==> flow/design.v <==
module tlb
(
    input  wire                      clk,
    input  wire [               18:0] s0_vppn    ,
    input  wire                       s0_va_bit12,
    input  wire [                9:0] s0_asid    ,
    output wire                       s0_found   ,
    output wire [$clog2(16)-1:0] s0_index   ,  
    output wire [               19:0] s0_ppn     ,
    output wire [                5:0] s0_ps      ,
    output wire [                1:0] s0_plv     ,
    output wire [                1:0] s0_mat     ,
    output wire                       s0_d       ,
    output wire                       s0_v       ,
    input  wire [               18:0] s1_vppn    ,
    input  wire                       s1_va_bit12,
    input  wire [                9:0] s1_asid    ,
    output wire                       s1_found   ,
    output wire [$clog2(16)-1:0] s1_index   ,
    output wire [               19:0] s1_ppn     ,
    output wire [                5:0] s1_ps      ,
    output wire [                1:0] s1_plv     ,
    output wire [                1:0] s1_mat     ,
    output wire                       s1_d       ,
    output wire                       s1_v       ,
    input  wire                      invtlb_valid,
    input  wire [               4:0] invtlb_op   ,
    input  wire                       we     ,
    input  wire [$clog2(16)-1:0] w_index,
    input  wire                       w_e    ,
    input  wire [               18:0] w_vppn ,
    input  wire [                5:0] w_ps   ,
    input  wire [                9:0] w_asid ,
    input  wire                       w_g    ,
    input  wire [               19:0] w_ppn0 ,
    input  wire [                1:0] w_plv0 ,
    input  wire [                1:0] w_mat0 ,
    input  wire                       w_d0   ,
    input  wire                       w_v0   ,
    input  wire [               19:0] w_ppn1 ,
    input  wire [                1:0] w_plv1 ,
    input  wire [                1:0] w_mat1 ,
    input  wire                       w_d1   ,
    input  wire                       w_v1   ,
    input  wire [$clog2(16)-1:0] r_index,
    output wire                       r_e    ,
    output wire [               18:0] r_vppn ,
    output wire [                5:0] r_ps   ,
    output wire [                9:0] r_asid ,
    output wire                       r_g    ,
    output wire [               19:0] r_ppn0 ,
    output wire [                1:0] r_plv0 ,
    output wire [                1:0] r_mat0 ,
    output wire                       r_d0   ,
    output wire                       r_v0   ,
    output wire [               19:0] r_ppn1 ,
    output wire [                1:0] r_plv1 ,
    output wire [                1:0] r_mat1 ,
    output wire                       r_d1   ,
    output wire                       r_v1
);
reg  [16-1:0] tlb_e                     ;
reg  [16-1:0] tlb_ps2MB                 ;  
reg  [        5:0] tlb_ps       [16-1:0];
reg  [       18:0] tlb_vppn     [16-1:0];
reg  [        9:0] tlb_asid     [16-1:0];
reg                tlb_g        [16-1:0];
reg  [       19:0] tlb_ppn0     [16-1:0];
reg  [        1:0] tlb_plv0     [16-1:0];
reg  [        1:0] tlb_mat0     [16-1:0];
reg                tlb_d0       [16-1:0];
reg                tlb_v0       [16-1:0];
reg  [       19:0] tlb_ppn1     [16-1:0];
reg  [        1:0] tlb_plv1     [16-1:0];
reg  [        1:0] tlb_mat1     [16-1:0];
reg                tlb_d1       [16-1:0];
reg                tlb_v1       [16-1:0];
wire [       15:0] match0                    ;
wire [       15:0] match1                    ;
assign match0[ 0] = (s0_vppn[18:9]==tlb_vppn[ 0][18:9])
                 && (tlb_ps2MB[ 0] || s0_vppn[8:0]==tlb_vppn[ 0][8:0])
                 && ((s0_asid==tlb_asid[ 0]) || tlb_g[ 0])
                 && tlb_e[0];
assign match0[ 1] = (s0_vppn[18:9]==tlb_vppn[ 1][18:9])
                 && (tlb_ps2MB[ 1] || s0_vppn[8:0]==tlb_vppn[ 1][8:0])
                 && ((s0_asid==tlb_asid[ 1]) || tlb_g[ 1])
                 && tlb_e[1];
assign match0[ 2] = (s0_vppn[18:9]==tlb_vppn[ 2][18:9])
                 && (tlb_ps2MB[ 2] || s0_vppn[8:0]==tlb_vppn[ 2][8:0])
                 && ((s0_asid==tlb_asid[ 2]) || tlb_g[ 2])
                 && tlb_e[2];
assign match0[ 3] = (s0_vppn[18:9]==tlb_vppn[ 3][18:9])
                 && (tlb_ps2MB[ 3] || s0_vppn[8:0]==tlb_vppn[ 3][8:0])
                 && ((s0_asid==tlb_asid[ 3]) || tlb_g[ 3])
                 && tlb_e[3];
assign match0[ 4] = (s0_vppn[18:9]==tlb_vppn[ 4][18:9])
                 && (tlb_ps2MB[ 4] || s0_vppn[8:0]==tlb_vppn[ 4][8:0])
                 && ((s0_asid==tlb_asid[ 4]) || tlb_g[ 4])
                 && tlb_e[4];
assign match0[ 5] = (s0_vppn[18:9]==tlb_vppn[ 5][18:9])
                 && (tlb_ps2MB[ 5] || s0_vppn[8:0]==tlb_vppn[ 5][8:0])
                 && ((s0_asid==tlb_asid[ 5]) || tlb_g[ 5])
                 && tlb_e[5];
assign match0[ 6] = (s0_vppn[18:9]==tlb_vppn[ 6][18:9])
                 && (tlb_ps2MB[ 6] || s0_vppn[8:0]==tlb_vppn[ 6][8:0])
                 && ((s0_asid==tlb_asid[ 6]) || tlb_g[ 6])
                 && tlb_e[6];
assign match0[ 7] = (s0_vppn[18:9]==tlb_vppn[ 7][18:9])
                 && (tlb_ps2MB[ 7] || s0_vppn[8:0]==tlb_vppn[ 7][8:0])
                 && ((s0_asid==tlb_asid[ 7]) || tlb_g[ 7])
                 && tlb_e[7];
assign match0[ 8] = (s0_vppn[18:9]==tlb_vppn[ 8][18:9])
                 && (tlb_ps2MB[ 8] || s0_vppn[8:0]==tlb_vppn[ 8][8:0])
                 && ((s0_asid==tlb_asid[ 8]) || tlb_g[ 8])
                 && tlb_e[8];
assign match0[ 9] = (s0_vppn[18:9]==tlb_vppn[ 9][18:9])
                 && (tlb_ps2MB[ 9] || s0_vppn[8:0]==tlb_vppn[ 9][8:0])
                 && ((s0_asid==tlb_asid[ 9]) || tlb_g[ 9])
                 && tlb_e[9];
assign match0[10] = (s0_vppn[18:9]==tlb_vppn[10][18:9])
                 && (tlb_ps2MB[10] || s0_vppn[8:0]==tlb_vppn[10][8:0])
                 && ((s0_asid==tlb_asid[10]) || tlb_g[10])
                 && tlb_e[10];
assign match0[11] = (s0_vppn[18:9]==tlb_vppn[11][18:9])
                 && (tlb_ps2MB[11] || s0_vppn[8:0]==tlb_vppn[11][8:0])
                 && ((s0_asid==tlb_asid[11]) || tlb_g[11])
                 && tlb_e[11];
assign match0[12] = (s0_vppn[18:9]==tlb_vppn[12][18:9])
                 && (tlb_ps2MB[12] || s0_vppn[8:0]==tlb_vppn[12][8:0])
                 && ((s0_asid==tlb_asid[12]) || tlb_g[12])
                 && tlb_e[12];
assign match0[13] = (s0_vppn[18:9]==tlb_vppn[13][18:9])
                 && (tlb_ps2MB[13] || s0_vppn[8:0]==tlb_vppn[13][8:0])
                 && ((s0_asid==tlb_asid[13]) || tlb_g[13])
                 && tlb_e[13];
assign match0[14] = (s0_vppn[18:9]==tlb_vppn[14][18:9])
                 && (tlb_ps2MB[14] || s0_vppn[8:0]==tlb_vppn[14][8:0])
                 && ((s0_asid==tlb_asid[14]) || tlb_g[14])
                 && tlb_e[14];
assign match0[15] = (s0_vppn[18:9]==tlb_vppn[15][18:9])
                 && (tlb_ps2MB[15] || s0_vppn[8:0]==tlb_vppn[15][8:0])
                 && ((s0_asid==tlb_asid[15]) || tlb_g[15])
                 && tlb_e[15];
assign match1[ 0] = (s1_vppn[18:9]==tlb_vppn[ 0][18:9])
                 && (tlb_ps2MB[ 0] || s1_vppn[8:0]==tlb_vppn[ 0][8:0])
                 && ((s1_asid==tlb_asid[ 0]) || tlb_g[ 0])
                 && tlb_e[0];
assign match1[ 1] = (s1_vppn[18:9]==tlb_vppn[ 1][18:9])
                 && (tlb_ps2MB[ 1] || s1_vppn[8:0]==tlb_vppn[ 1][8:0])
                 && ((s1_asid==tlb_asid[ 1]) || tlb_g[ 1])
                 && tlb_e[1];
assign match1[ 2] = (s1_vppn[18:9]==tlb_vppn[ 2][18:9])
                 && (tlb_ps2MB[ 2] || s1_vppn[8:0]==tlb_vppn[ 2][8:0])
                 && ((s1_asid==tlb_asid[ 2]) || tlb_g[ 2])
                 && tlb_e[2];
assign match1[ 3] = (s1_vppn[18:9]==tlb_vppn[ 3][18:9])
                 && (tlb_ps2MB[ 3] || s1_vppn[8:0]==tlb_vppn[ 3][8:0])
                 && ((s1_asid==tlb_asid[ 3]) || tlb_g[ 3])
                 && tlb_e[3];
assign match1[ 4] = (s1_vppn[18:9]==tlb_vppn[ 4][18:9])
                 && (tlb_ps2MB[ 4] || s1_vppn[8:0]==tlb_vppn[ 4][8:0])
                 && ((s1_asid==tlb_asid[ 4]) || tlb_g[ 4])
                 && tlb_e[4];
assign match1[ 5] = (s1_vppn[18:9]==tlb_vppn[ 5][18:9])
                 && (tlb_ps2MB[ 5] || s1_vppn[8:0]==tlb_vppn[ 5][8:0])
                 && ((s1_asid==tlb_asid[ 5]) || tlb_g[ 5])
                 && tlb_e[5];
assign match1[ 6] = (s1_vppn[18:9]==tlb_vppn[ 6][18:9])
                 && (tlb_ps2MB[ 6] || s1_vppn[8:0]==tlb_vppn[ 6][8:0])
                 && ((s1_asid==tlb_asid[ 6]) || tlb_g[ 6])
                 && tlb_e[6];
assign match1[ 7] = (s1_vppn[18:9]==tlb_vppn[ 7][18:9])
                 && (tlb_ps2MB[ 7] || s1_vppn[8:0]==tlb_vppn[ 7][8:0])
                 && ((s1_asid==tlb_asid[ 7]) || tlb_g[ 7])
                 && tlb_e[7];
assign match1[ 8] = (s1_vppn[18:9]==tlb_vppn[ 8][18:9])
                 && (tlb_ps2MB[ 8] || s1_vppn[8:0]==tlb_vppn[ 8][8:0])
                 && ((s1_asid==tlb_asid[ 8]) || tlb_g[ 8])
                 && tlb_e[8];
assign match1[ 9] = (s1_vppn[18:9]==tlb_vppn[ 9][18:9])
                 && (tlb_ps2MB[ 9] || s1_vppn[8:0]==tlb_vppn[ 9][8:0])
                 && ((s1_asid==tlb_asid[ 9]) || tlb_g[ 9])
                 && tlb_e[9];
assign match1[10] = (s1_vppn[18:9]==tlb_vppn[10][18:9])
                 && (tlb_ps2MB[10] || s1_vppn[8:0]==tlb_vppn[10][8:0])
                 && ((s1_asid==tlb_asid[10]) || tlb_g[10])
                 && tlb_e[10];
assign match1[11] = (s1_vppn[18:9]==tlb_vppn[11][18:9])
                 && (tlb_ps2MB[11] || s1_vppn[8:0]==tlb_vppn[11][8:0])
                 && ((s1_asid==tlb_asid[11]) || tlb_g[11])
                 && tlb_e[11];
assign match1[12] = (s1_vppn[18:9]==tlb_vppn[12][18:9])
                 && (tlb_ps2MB[12] || s1_vppn[8:0]==tlb_vppn[12][8:0])
                 && ((s1_asid==tlb_asid[12]) || tlb_g[12])
                 && tlb_e[12];
assign match1[13] = (s1_vppn[18:9]==tlb_vppn[13][18:9])
                 && (tlb_ps2MB[13] || s1_vppn[8:0]==tlb_vppn[13][8:0])
                 && ((s1_asid==tlb_asid[13]) || tlb_g[13])
                 && tlb_e[13];
assign match1[14] = (s1_vppn[18:9]==tlb_vppn[14][18:9])
                 && (tlb_ps2MB[14] || s1_vppn[8:0]==tlb_vppn[14][8:0])
                 && ((s1_asid==tlb_asid[14]) || tlb_g[14])
                 && tlb_e[14];
assign match1[15] = (s1_vppn[18:9]==tlb_vppn[15][18:9])
                 && (tlb_ps2MB[15] || s1_vppn[8:0]==tlb_vppn[15][8:0])
                 && ((s1_asid==tlb_asid[15]) || tlb_g[15])
                 && tlb_e[15];
assign s0_found     = match0[ 0] | match0[ 1] | match0[ 2] | match0[ 3]
                    | match0[ 4] | match0[ 5] | match0[ 6] | match0[ 7]
                    | match0[ 8] | match0[ 9] | match0[10] | match0[11]
                    | match0[12] | match0[13] | match0[14] | match0[15];
assign s0_index     = s0_found ? (match0[ 0] ? 4'h0 : (match0[ 1] ? 4'h1 : (
                                  match0[ 2] ? 4'h2 : (match0[ 3] ? 4'h3 : (
                                  match0[ 4] ? 4'h4 : (match0[ 5] ? 4'h5 : (
                                  match0[ 6] ? 4'h6 : (match0[ 7] ? 4'h7 : (
                                  match0[ 8] ? 4'h8 : (match0[ 9] ? 4'h9 : (
                                  match0[10] ? 4'ha : (match0[11] ? 4'hb : (
                                  match0[12] ? 4'hc : (match0[13] ? 4'hd : (
                                  match0[14] ? 4'he : (match0[15] ? 4'hf : 4'hx
                                  )))))))))))))))) : 4'hx;
wire even_or_odd0 = tlb_ps2MB[s0_index] ? s0_vppn[8] : s0_va_bit12;
assign s0_ppn		= s0_found ? (even_or_odd0 ? tlb_ppn1[s0_index] : tlb_ppn0[s0_index])
 :
								 20'hxxx;
assign s0_ps        =   tlb_ps[s0_index]  ;
assign s0_plv       =   even_or_odd0 ? tlb_plv1[s0_index] : tlb_plv0[s0_index];
assign s0_mat       =   even_or_odd0 ? tlb_mat1[s0_index] : tlb_mat0[s0_index];
assign s0_d         =   even_or_odd0 ? tlb_d1[s0_index] : tlb_d0[s0_index];
assign s0_v         =   even_or_odd0 ? tlb_v1[s0_index] : tlb_v0[s0_index];
assign s1_found     = match1[ 0] | match1[ 1] | match1[ 2] | match1[ 3]
                    | match1[ 4] | match1[ 5] | match1[ 6] | match1[ 7]
                    | match1[ 8] | match1[ 9] | match1[10] | match1[11]
                    | match1[12] | match1[13] | match1[14] | match1[15];
assign s1_index     = s1_found ? (match1[ 0] ? 4'h0 : (match1[ 1] ? 4'h1 : (
                                  match1[ 2] ? 4'h2 : (match1[ 3] ? 4'h3 : (
                                  match1[ 4] ? 4'h4 : (match1[ 5] ? 4'h5 : (
                                  match1[ 6] ? 4'h6 : (match1[ 7] ? 4'h7 : (
                                  match1[ 8] ? 4'h8 : (match1[ 9] ? 4'h9 : (
                                  match1[10] ? 4'ha : (match1[11] ? 4'hb : (
                                  match1[12] ? 4'hc : (match1[13] ? 4'hd : (
                                  match1[14] ? 4'he : (match1[15] ? 4'hf : 4'hx
                                  )))))))))))))))) : 4'hx;
wire even_or_odd1 = tlb_ps2MB[s1_index] ? s1_vppn[8] : s1_va_bit12;
assign s1_ppn		= s1_found ? (even_or_odd1 ? tlb_ppn1[s1_index] : tlb_ppn0[s1_index])
 :
								 20'hxxx;
assign s1_ps        =   tlb_ps[s1_index]  ;
assign s1_plv       =   even_or_odd1 ? tlb_plv1[s1_index] : tlb_plv0[s1_index];
assign s1_mat       =   even_or_odd1 ? tlb_mat1[s1_index] : tlb_mat0[s1_index];
assign s1_d         =   even_or_odd1 ? tlb_d1[s1_index] : tlb_d0[s1_index];
assign s1_v         =   even_or_odd1 ? tlb_v1[s1_index] : tlb_v0[s1_index];
integer i;
always @(posedge clk) begin
    if(invtlb_valid) begin
        if(invtlb_op == 5'b00000||invtlb_op == 5'b00001) begin
            for(i = 0; i < 16; i = i+1) begin
                tlb_e[i] <= 1'b0;
            end
        end
        else if(invtlb_op == 5'b00010) begin
            for(i = 0; i < 16; i = i+1) begin
                if(tlb_g[i] == 1'b1) begin
                    tlb_e[i] <= 1'b0;
                end
            end
        end
        else if(invtlb_op == 5'b00011) begin
            for(i = 0; i < 16; i = i+1) begin
                if(tlb_g[i]==1'b0) begin
                    tlb_e[i] <= 1'b0;
                end
            end
        end
        else if(invtlb_op == 5'b00100) begin
            for(i = 0; i < 16; i = i+1) begin
                if(tlb_g[i]==1'b0 && tlb_asid[i]==s1_asid) begin
                    tlb_e[i] <= 1'b0;
                end
            end
        end
        else if(invtlb_op == 5'b00101) begin
            for(i = 0; i < 16; i = i+1) begin
                if(tlb_g[i]==1'b0 && tlb_asid[i]==s1_asid && tlb_vppn[i][18:9]==s1_vppn[18:9] && (tlb_ps2MB[i] || s1_vppn[8:0] == tlb_vppn[i][8:0])) begin
                    tlb_e[i] <= 1'b0;
                end
            end
        end
        else if(invtlb_op == 5'b00110) begin
            for(i = 0; i < 16; i = i+1) begin
                if((tlb_g[i]==1'b1 || tlb_asid[i]==s1_asid) && tlb_vppn[i][18:9]==s1_vppn[18:9] && (tlb_ps2MB[i] || s1_vppn[8:0] == tlb_vppn[i][8:0])) begin
                    tlb_e[i] <= 1'b0;
                end
            end
        end
    end
    if(we) begin
        tlb_e[w_index]       <= w_e                    ;
        tlb_ps[w_index]      <= w_ps                   ;
        tlb_ps2MB[w_index]   <= (w_ps == 6'h15) ? 1 : 0; 
        tlb_vppn[w_index]    <= w_vppn                 ;
        tlb_asid[w_index]    <= w_asid                 ;
        tlb_g[w_index]       <= w_g                    ;
        tlb_ppn0[w_index]    <= w_ppn0                 ;
        tlb_plv0[w_index]    <= w_plv0                 ;
        tlb_mat0[w_index]    <= w_mat0                 ;
        tlb_d0[w_index]      <= w_d0                   ;
        tlb_v0[w_index]      <= w_v0                   ;
        tlb_ppn1[w_index]    <= w_ppn1                 ;
        tlb_plv1[w_index]    <= w_plv1                 ;
        tlb_mat1[w_index]    <= w_mat1                 ;
        tlb_d1[w_index]      <= w_d1                   ;
        tlb_v1[w_index]      <= w_v1                   ;
    end
end
assign r_e      = tlb_e[r_index]   ;
assign r_vppn   = tlb_vppn[r_index];
assign r_ps     = tlb_ps[r_index]  ;
assign r_asid   = tlb_asid[r_index];
assign r_g      = tlb_g[r_index]   ;
assign r_ppn0   = tlb_ppn0[r_index];
assign r_plv0   = tlb_plv0[r_index];
assign r_mat0   = tlb_mat0[r_index];
assign r_d0     = tlb_d0[r_index]  ;
assign r_v0     = tlb_v0[r_index]  ;
assign r_ppn1   = tlb_ppn1[r_index];
assign r_plv1   = tlb_plv1[r_index];
assign r_mat1   = tlb_mat1[r_index];
assign r_d1     = tlb_d1[r_index]  ;
assign r_v1     = tlb_v1[r_index]  ;
endmodule
# Step by step through the tools: tlb
# Each step is given for the RTL above and for the edited RTL.
# "before" refers to lines of the RTL above, "after" to lines of the edited file.
# "diff": "after" minus "before" as printed here. "change_rel_pct": 100 x difference / "before".
# Operators carry their Yosys type and port widths (W data, S select, Z words).
# Cell names lack the library's common part.
# Not given: --
[setup]
top = "tlb"
clock_port = "clk"
cell_library = "sky130hd"
pvt_corner = "tt_025C_1v80"

# Edit of the RTL
# The edit as a unified diff against the file above.
# This change comes from a script, not from a designer. The edited design behaves differently; no optimisation was intended.
# begin of diff
@@ -6,5 +6,5 @@
     input  wire [                9:0] s0_asid    ,
     output wire                       s0_found   ,
-    output wire [$clog2(16)-1:0] s0_index   ,  
+    output wire [$clog2(16)-1:0] s0_index_ext   ,  
     output wire [               19:0] s0_ppn     ,
     output wire [                5:0] s0_ps      ,
@@ -60,4 +60,8 @@
     output wire                       r_v1
 );
+wire [$clog2(16)-1:0] s0_index;
+reg [$clog2(16)-1:0] s0_index_dly;
+always @(posedge clk) s0_index_dly <= s0_index;
+assign s0_index_ext = s0_index_dly;
 reg  [16-1:0] tlb_e                     ;
 reg  [16-1:0] tlb_ps2MB                 ;  
# end of diff

# Elaborated design
# Yosys after proc, flatten, opt, wreduce and memory -nomap, before mapping. Enables and synchronous resets that opt folds into registers are not counted as muxes. Memory bits, and registers merged into a memory's read port (data or address), are not among the register bits. Print and check cells are not counted.
# Memory sizes are those after Yosys's memory passes, which may raise the word count (mostly to a power of two), join words into wider ones and drop unused or constant bits.
[word_totals]
columns = ["item", "before", "after", "diff", "change_rel_pct"]
rows = [
  ["regBits", 32, 36, 4, 12.50],
  ["word_cells", 712, 713, 1, 0.14],
  ["n_memories", 14, 14, 0, 0.00],
  ["input_bits", 165, 165, 0, 0.00],
  ["ramBits", 1408, 1408, 0, 0.00],
  ["output_inout_bits", 163, 163, 0, 0.00],
]
[op_classes]
columns = ["item", "before", "after", "diff", "change_rel_pct"]
rows = [
  ["equal", 135, 135, 0, 0.00],
  ["n_addsub", 1, 1, 0, 0.00],
  ["logic", 52, 52, 0, 0.00],
  ["shift", 7, 7, 0, 0.00],
  ["reduce_logical", 258, 258, 0, 0.00],
  ["n_mux", 243, 243, 0, 0.00],
]
[ops]
columns = ["operator", "before", "after", "diff", "change_rel_pct"]
rows = [
  ["$mux W1", 189, 189, 0, 0.00],
  ["$logic_and A1 B1 Y1", 176, 176, 0, 0.00],
  ["$eq A10 B10 Y1", 96, 96, 0, 0.00],
  ["$logic_or A1 B1 Y1", 81, 81, 0, 0.00],
  ["$mux W4", 35, 35, 0, 0.00],
  ["$eq A9 B9 Y1", 32, 32, 0, 0.00],
  ["$or A1 B1 Y1", 30, 30, 0, 0.00],
  ["$not A1 Y1", 16, 16, 0, 0.00],
  ["$mux W2", 8, 8, 0, 0.00],
  ["$mux W20", 6, 6, 0, 0.00],
  ["$eq A5 B3 Y1 const B", 3, 3, 0, 0.00],
  ["$shiftx A16 B4 Y1", 3, 3, 0, 0.00],
  ["$and A16 B16 Y16", 2, 2, 0, 0.00],
  ["$eq A5 B2 Y1 const B", 2, 2, 0, 0.00],
  ["$mux W16", 2, 2, 0, 0.00],
  ["$not A16 Y16", 2, 2, 0, 0.00],
  ["$or A16 B16 Y16", 2, 2, 0, 0.00],
  ["$shift A1 B5 Y16", 2, 2, 0, 0.00],
  ["$shift A1 B5 Y16 const A", 2, 2, 0, 0.00],
  ["$eq A5 B1 Y1 const B", 1, 1, 0, 0.00],
  ["$eq A6 B5 Y1 const B", 1, 1, 0, 0.00],
  ["$logic_not A5 Y1", 1, 1, 0, 0.00],
  ["$mux W10", 1, 1, 0, 0.00],
  ["$mux W19", 1, 1, 0, 0.00],
  ["$mux W6", 1, 1, 0, 0.00],
  ["$neg A4 Y5", 1, 1, 0, 0.00],
]

# Depth
# Depth = most cells in a row (Yosys ltp): at word level without a register or memory, in the mapped netlist without a sequential cell, where the memories' decode and read muxes count.
[logic_depth]
columns = ["item", "before", "after", "diff", "change_rel_pct"]
rows = [
  ["depth_word", 26, 26, 0, 0.00],
  ["ABC_AREA", "0", "0", "--", "--"],
  ["ltp_mapped", 19, 20, 1, 5.26],
  ["depth_no_buf", 14, 14, 0, 0.00],
]

# Synthesis result
# The flow's flattened synthesis, as Yosys stat reports it; memories are mapped. The netlist is that of the ABC_AREA named above (0 if unset); the other value can give another one.
[by_type]
columns = ["cell", "before", "after", "diff", "change_rel_pct"]
rows = [
  ["mux2i_1", 923, 562, -361, -39.11],
  ["mux2_2", 101, 265, 164, 162.38],
  ["nor2b_1", 5, 147, 142, 2840.00],
  ["a211oi_1", 117, 251, 134, 114.53],
  ["nand2_1", 551, 448, -103, -18.69],
  ["and3_1", 95, 15, -80, -84.21],
  ["nand3_1", 50, 122, 72, 144.00],
  ["a211o_1", 2, 54, 52, 2600.00],
  ["o21ai_0", 306, 259, -47, -15.36],
  ["nor2_1", 123, 93, -30, -24.39],
  ["a21oi_1", 73, 103, 30, 41.10],
  ["nor3_1", 101, 73, -28, -27.72],
  ["a31oi_1", 28, 3, -25, -89.29],
  ["o211ai_1", 10, 35, 25, 250.00],
  ["o21ai_1", 1, 25, 24, 2400.00],
  ["and2_1", 27, 4, -23, -85.19],
  ["buf_1", 50, 69, 19, 38.00],
  ["buf_2", 181, 199, 18, 9.94],
]
# The list need not be complete.
[mapped]
columns = ["item", "before", "after", "diff", "change_rel_pct"]
rows = [
  ["ff_cells", 1440, 1444, 4, 0.28],
  ["mapped_cells", 6385, 6356, -29, -0.45],
  ["yosys_area_mm2", 0.0850966, 0.0853819, 0.0002853, 0.34],
  ["seqArea_mm2", 0.0430813, 0.0431614, 0.0000801, 0.19],
]

# Timing after synthesis
# Source: OpenSTA report_checks on the synthesized netlist (no wires, ideal clock, input and output delay 20% of the period each), path of least setup slack; recovery checks are left aside. Register names are those of the netlist, which keeps one name where synthesis merged equal registers.
[synth_timing]
columns = ["item", "before", "after", "diff", "change_rel_pct"]
rows = [
  ["kind", "input-to-reg", "input-to-reg", "--", "--"],
  ["start", "in w_index[0]", "in w_index[0]", "--", "--"],
  ["end", "mem tlb_asid[0][0]", "mem tlb_asid[0][0]", "--", "--"],
  ["setup_time_ns", 0.647, 0.642, -0.005, "--"],
  ["clock_period_ns", 10.0, 10.0, 0.0, 0.00],
  ["slack_ns", 0.407, 0.806, 0.399, "--"],
  ["path_delay_ns", 7.593, 7.193, -0.400, -5.27],
  ["stages", 6, 5, -1, -16.67],
  ["arrival_time_ns", 8.946, 8.551, -0.395, -4.42],
  ["period_less_setup_slack_ns", 9.593, 9.194, -0.399, -4.16],
]
# "path_delay_ns" is the arrival time less input delay plus setup time.
# "stages" counts driving pins, that of a launching flip-flop among them; a cell with two outputs on the path counts twice.
# "period_less_setup_slack_ns" is the clock period less the worst setup slack; recovery checks do not enter. This is arithmetic on one report: input and output delays are still those of the set period (20% each).
# Between the ends stands the longest chain of elaborated cells between them, by number of cells; it is not shown to be the way that was timed. Of several equally long chains one is given.
# Each line given opens the expression or statement behind the cell; cells for indexed reads and writes are added by Yosys, which also makes memories of some case tables.
[synth_between_before]
path_cell_list = "clkbuf_1 -> inv_1 -> ha_1 -> clkbuf_1 -> nand2_1 -> nor3_1"
elab_chain_len = 1
cone_cells = 1
cone_lines = 1
classes_between = "mux (1)"
[synth_rtl_before]
columns = ["item", "line", "source"]
rows = [
  ["start, declared", 29, "input  wire [$clog2(16)-1:0] w_index,"],
  ["$mux W4", 296, "if(we) begin"],
  ["end, declared", 66, "reg  [        9:0] tlb_asid     [16-1:0];"],
]
[synth_between_after]
path_cell_list = "inv_1 -> ha_1 -> clkbuf_1 -> nand2_1 -> nor3_1"
elab_chain_len = 1
cone_cells = 1
cone_lines = 1
classes_between = "mux (1)"
[synth_rtl_after]
columns = ["item", "line", "source"]
rows = [
  ["start, declared", 29, "input  wire [$clog2(16)-1:0] w_index,"],
  ["$mux W4", 300, "if(we) begin"],
  ["end, declared", 70, "reg  [        9:0] tlb_asid     [16-1:0];"],
]

# Worst path after layout
# Path of least setup slack in the final report of each run of pair 1 (OpenROAD, finished layout, wires in). Where an end is a register, its clock arrival counts in the times.
[layout_timing]
columns = ["item", "before", "after", "diff", "change_rel_pct"]
rows = [
  ["kind", "input-to-output", "input-to-output", "--", "--"],
  ["start", "in s0_asid[4]", "in s0_asid[6]", "--", "--"],
  ["end", "out s0_ppn[12]", "out s0_ppn[8]", "--", "--"],
  ["slack_ns", 0.34, 0.26, -0.08, "--"],
  ["clock_period_ns", 9.89, 9.89, 0.00, 0.00],
  ["stages", 18, 21, 3, 16.67],
  ["arrival_time_ns", 7.57, 7.65, 0.08, 1.06],
]
# Between the ends stands the longest chain of elaborated cells between them, by number of cells; it is not shown to be the way that was timed. Of several equally long chains one is given.
[layout_between_before]
path_cell_list = "clkdlybuf4s15_1 -> buf_4 -> xor2_1 -> nor4_1 -> a41oi_1 -> buf_4 -> nor4_1 -> buf_4 -> nor4_1 -> o41ai_4 -> buf_4 -> buf_16 -> mux2i_1 -> nand2_1 -> o21ai_0 -> buf_4 -> mux2i_1 -> clkdlybuf4s50_1"
elab_chain_len = 25
cone_cells = 102
cone_lines = 45
classes_between = "eq/ne (16); shift (1); mux (20); logic (15); reduce/logical (48); memory (2)"
[layout_rtl_before]
columns = ["item", "line", "source"]
rows = [
  ["start, declared", 6, "input  wire [                9:0] s0_asid    ,"],
  ["$eq A10 B10 Y1", 142, "&& ((s0_asid==tlb_asid[15]) || tlb_g[15])"],
  ["$logic_or A1 B1 Y1", 142, ""],
  ["$logic_and A1 B1 Y1 x2", 140, "assign match0[15] = (s0_vppn[18:9]==tlb_vppn[15][18:9])"],
  ["$mux W4 x2", 219, "match0[14] ? 4'he : (match0[15] ? 4'hf : 4'hx"],
  ["$mux W4 x2", 218, "match0[12] ? 4'hc : (match0[13] ? 4'hd : ("],
  ["$mux W4 x2", 217, "match0[10] ? 4'ha : (match0[11] ? 4'hb : ("],
  ["$mux W4 x2", 216, "match0[ 8] ? 4'h8 : (match0[ 9] ? 4'h9 : ("],
  ["$mux W4 x2", 215, "match0[ 6] ? 4'h6 : (match0[ 7] ? 4'h7 : ("],
  ["$mux W4 x2", 214, "match0[ 4] ? 4'h4 : (match0[ 5] ? 4'h5 : ("],
  ["$mux W4 x2", 213, "match0[ 2] ? 4'h2 : (match0[ 3] ? 4'h3 : ("],
  ["$mux W4 x3", 212, "assign s0_index     = s0_found ? (match0[ 0] ? 4'h0 : (match0[ 1] ? 4'h1 : ("],
  ["$shiftx A16 B4 Y1", 221, "wire even_or_odd0 = tlb_ps2MB[s0_index] ? s0_vppn[8] : s0_va_bit12;"],
  ["$mux W1", 221, ""],
  ["$mux W20 x2", 222, "assign s0_ppn = s0_found ? (even_or_odd0 ? tlb_ppn1[s0_index] : tlb_ppn0[s0_index])"],
  ["end, declared", 9, "output wire [               19:0] s0_ppn     ,"],
]
[layout_between_after]
path_cell_list = "clkdlybuf4s50_1 -> buf_4 -> xor2_1 -> nor4_1 -> buf_4 -> a41oi_2 -> or4_1 -> a211oi_1 -> nand3b_1 -> a211oi_4 -> or3b_1 -> o21ai_2 -> nor3_1 -> a211oi_2 -> mux2i_4 -> buf_12 -> buf_12 -> o311ai_2 -> buf_4 -> o31ai_1 -> clkdlybuf4s50_1"
elab_chain_len = 25
cone_cells = 102
cone_lines = 45
classes_between = "eq/ne (16); shift (1); mux (20); logic (15); reduce/logical (48); memory (2)"
[layout_rtl_after]
columns = ["item", "line", "source"]
rows = [
  ["start, declared", 6, "input  wire [                9:0] s0_asid    ,"],
  ["$eq A10 B10 Y1", 146, "&& ((s0_asid==tlb_asid[15]) || tlb_g[15])"],
  ["$logic_or A1 B1 Y1", 146, ""],
  ["$logic_and A1 B1 Y1 x2", 144, "assign match0[15] = (s0_vppn[18:9]==tlb_vppn[15][18:9])"],
  ["$mux W4 x2", 223, "match0[14] ? 4'he : (match0[15] ? 4'hf : 4'hx"],
  ["$mux W4 x2", 222, "match0[12] ? 4'hc : (match0[13] ? 4'hd : ("],
  ["$mux W4 x2", 221, "match0[10] ? 4'ha : (match0[11] ? 4'hb : ("],
  ["$mux W4 x2", 220, "match0[ 8] ? 4'h8 : (match0[ 9] ? 4'h9 : ("],
  ["$mux W4 x2", 219, "match0[ 6] ? 4'h6 : (match0[ 7] ? 4'h7 : ("],
  ["$mux W4 x2", 218, "match0[ 4] ? 4'h4 : (match0[ 5] ? 4'h5 : ("],
  ["$mux W4 x2", 217, "match0[ 2] ? 4'h2 : (match0[ 3] ? 4'h3 : ("],
  ["$mux W4 x3", 216, "assign s0_index     = s0_found ? (match0[ 0] ? 4'h0 : (match0[ 1] ? 4'h1 : ("],
  ["$shiftx A16 B4 Y1", 225, "wire even_or_odd0 = tlb_ps2MB[s0_index] ? s0_vppn[8] : s0_va_bit12;"],
  ["$mux W1", 225, ""],
  ["$mux W20 x2", 226, "assign s0_ppn = s0_found ? (even_or_odd0 ? tlb_ppn1[s0_index] : tlb_ppn0[s0_index])"],
  ["end, declared", 9, "output wire [               19:0] s0_ppn     ,"],
]

# Flow runs
# Both versions went through the flow (Yosys, OpenROAD) with the same settings in each pair. Constraints: input delay and output delay 20% of the set period each, output load 0.01 pF.
[settings_pair_1]
SETUP_SLACK_MARGIN = 0.3
period_ns = 9.89
CAP_MARGIN = 20
CORE_MARGIN = 2
CORE_UTILIZATION = 40
SLEW_MARGIN = 20
[measured_pair_1]
columns = ["item", "before", "after", "diff", "change_rel_pct"]
rows = [
  ["final_stdcell_area_mm2", 0.10084, 0.10169, 0.00085, 0.84],
  ["finalUtil_frac", 0.476, 0.479, 0.003, "--"],
  ["design_power_mw", 14.868, 14.996, 0.128, 0.86],
  ["setup_ws_ns", 0.345, 0.262, -0.083, "--"],
  ["dieArea_mm2", 0.216448, 0.217165, 0.000717, 0.33],
  ["holdWs_ns", 0.505, 0.569, 0.064, "--"],
  ["tns_ns", 0.000, 0.000, 0.000, "--"],
  ["post_synth_area_mm2", 0.0850966, 0.0853819, 0.0002853, 0.34],
  ["period_less_ws_ns", 9.545, 9.628, 0.083, 0.87],
]
[settings_pair_2]
CAP_MARGIN = 0
CELL_PAD_IN_SITES_GLOBAL_PLACEMENT = 0
CORE_MARGIN = 5
CORE_UTILIZATION = 16
GPL_ROUTABILITY_DRIVEN = 1
GPL_TIMING_DRIVEN = 0
PLACE_DENSITY = 0.86
SETUP_SLACK_MARGIN = 1.13
period_ns = 7.77
SLEW_MARGIN = 20
[measured_pair_2]
columns = ["item", "before", "after", "diff", "change_rel_pct"]
rows = [
  ["final_stdcell_area_mm2", 0.112489, 0.114962, 0.002473, 2.20],
  ["finalUtil_frac", 0.212, 0.216, 0.004, "--"],
  ["design_power_mw", 18.336, 18.863, 0.527, 2.87],
  ["setup_ws_ns", -0.106, -0.404, -0.298, "--"],
  ["dieArea_mm2", 0.546542, 0.548348, 0.001806, 0.33],
  ["holdWs_ns", 0.528, 0.608, 0.080, "--"],
  ["tns_ns", -0.211, -8.764, -8.553, "--"],
  ["post_synth_area_mm2", 0.0850966, 0.0853819, 0.0002853, 0.34],
  ["period_less_ws_ns", 7.876, 8.174, 0.298, 3.78],
]
# "period_less_ws_ns" = clock period - worst setup slack. The figure is calculated, with input and output delays left at 20% of the set period.
# "design_power_mw" rests on the timing tool's default activity at the inputs, not on a simulated workload.
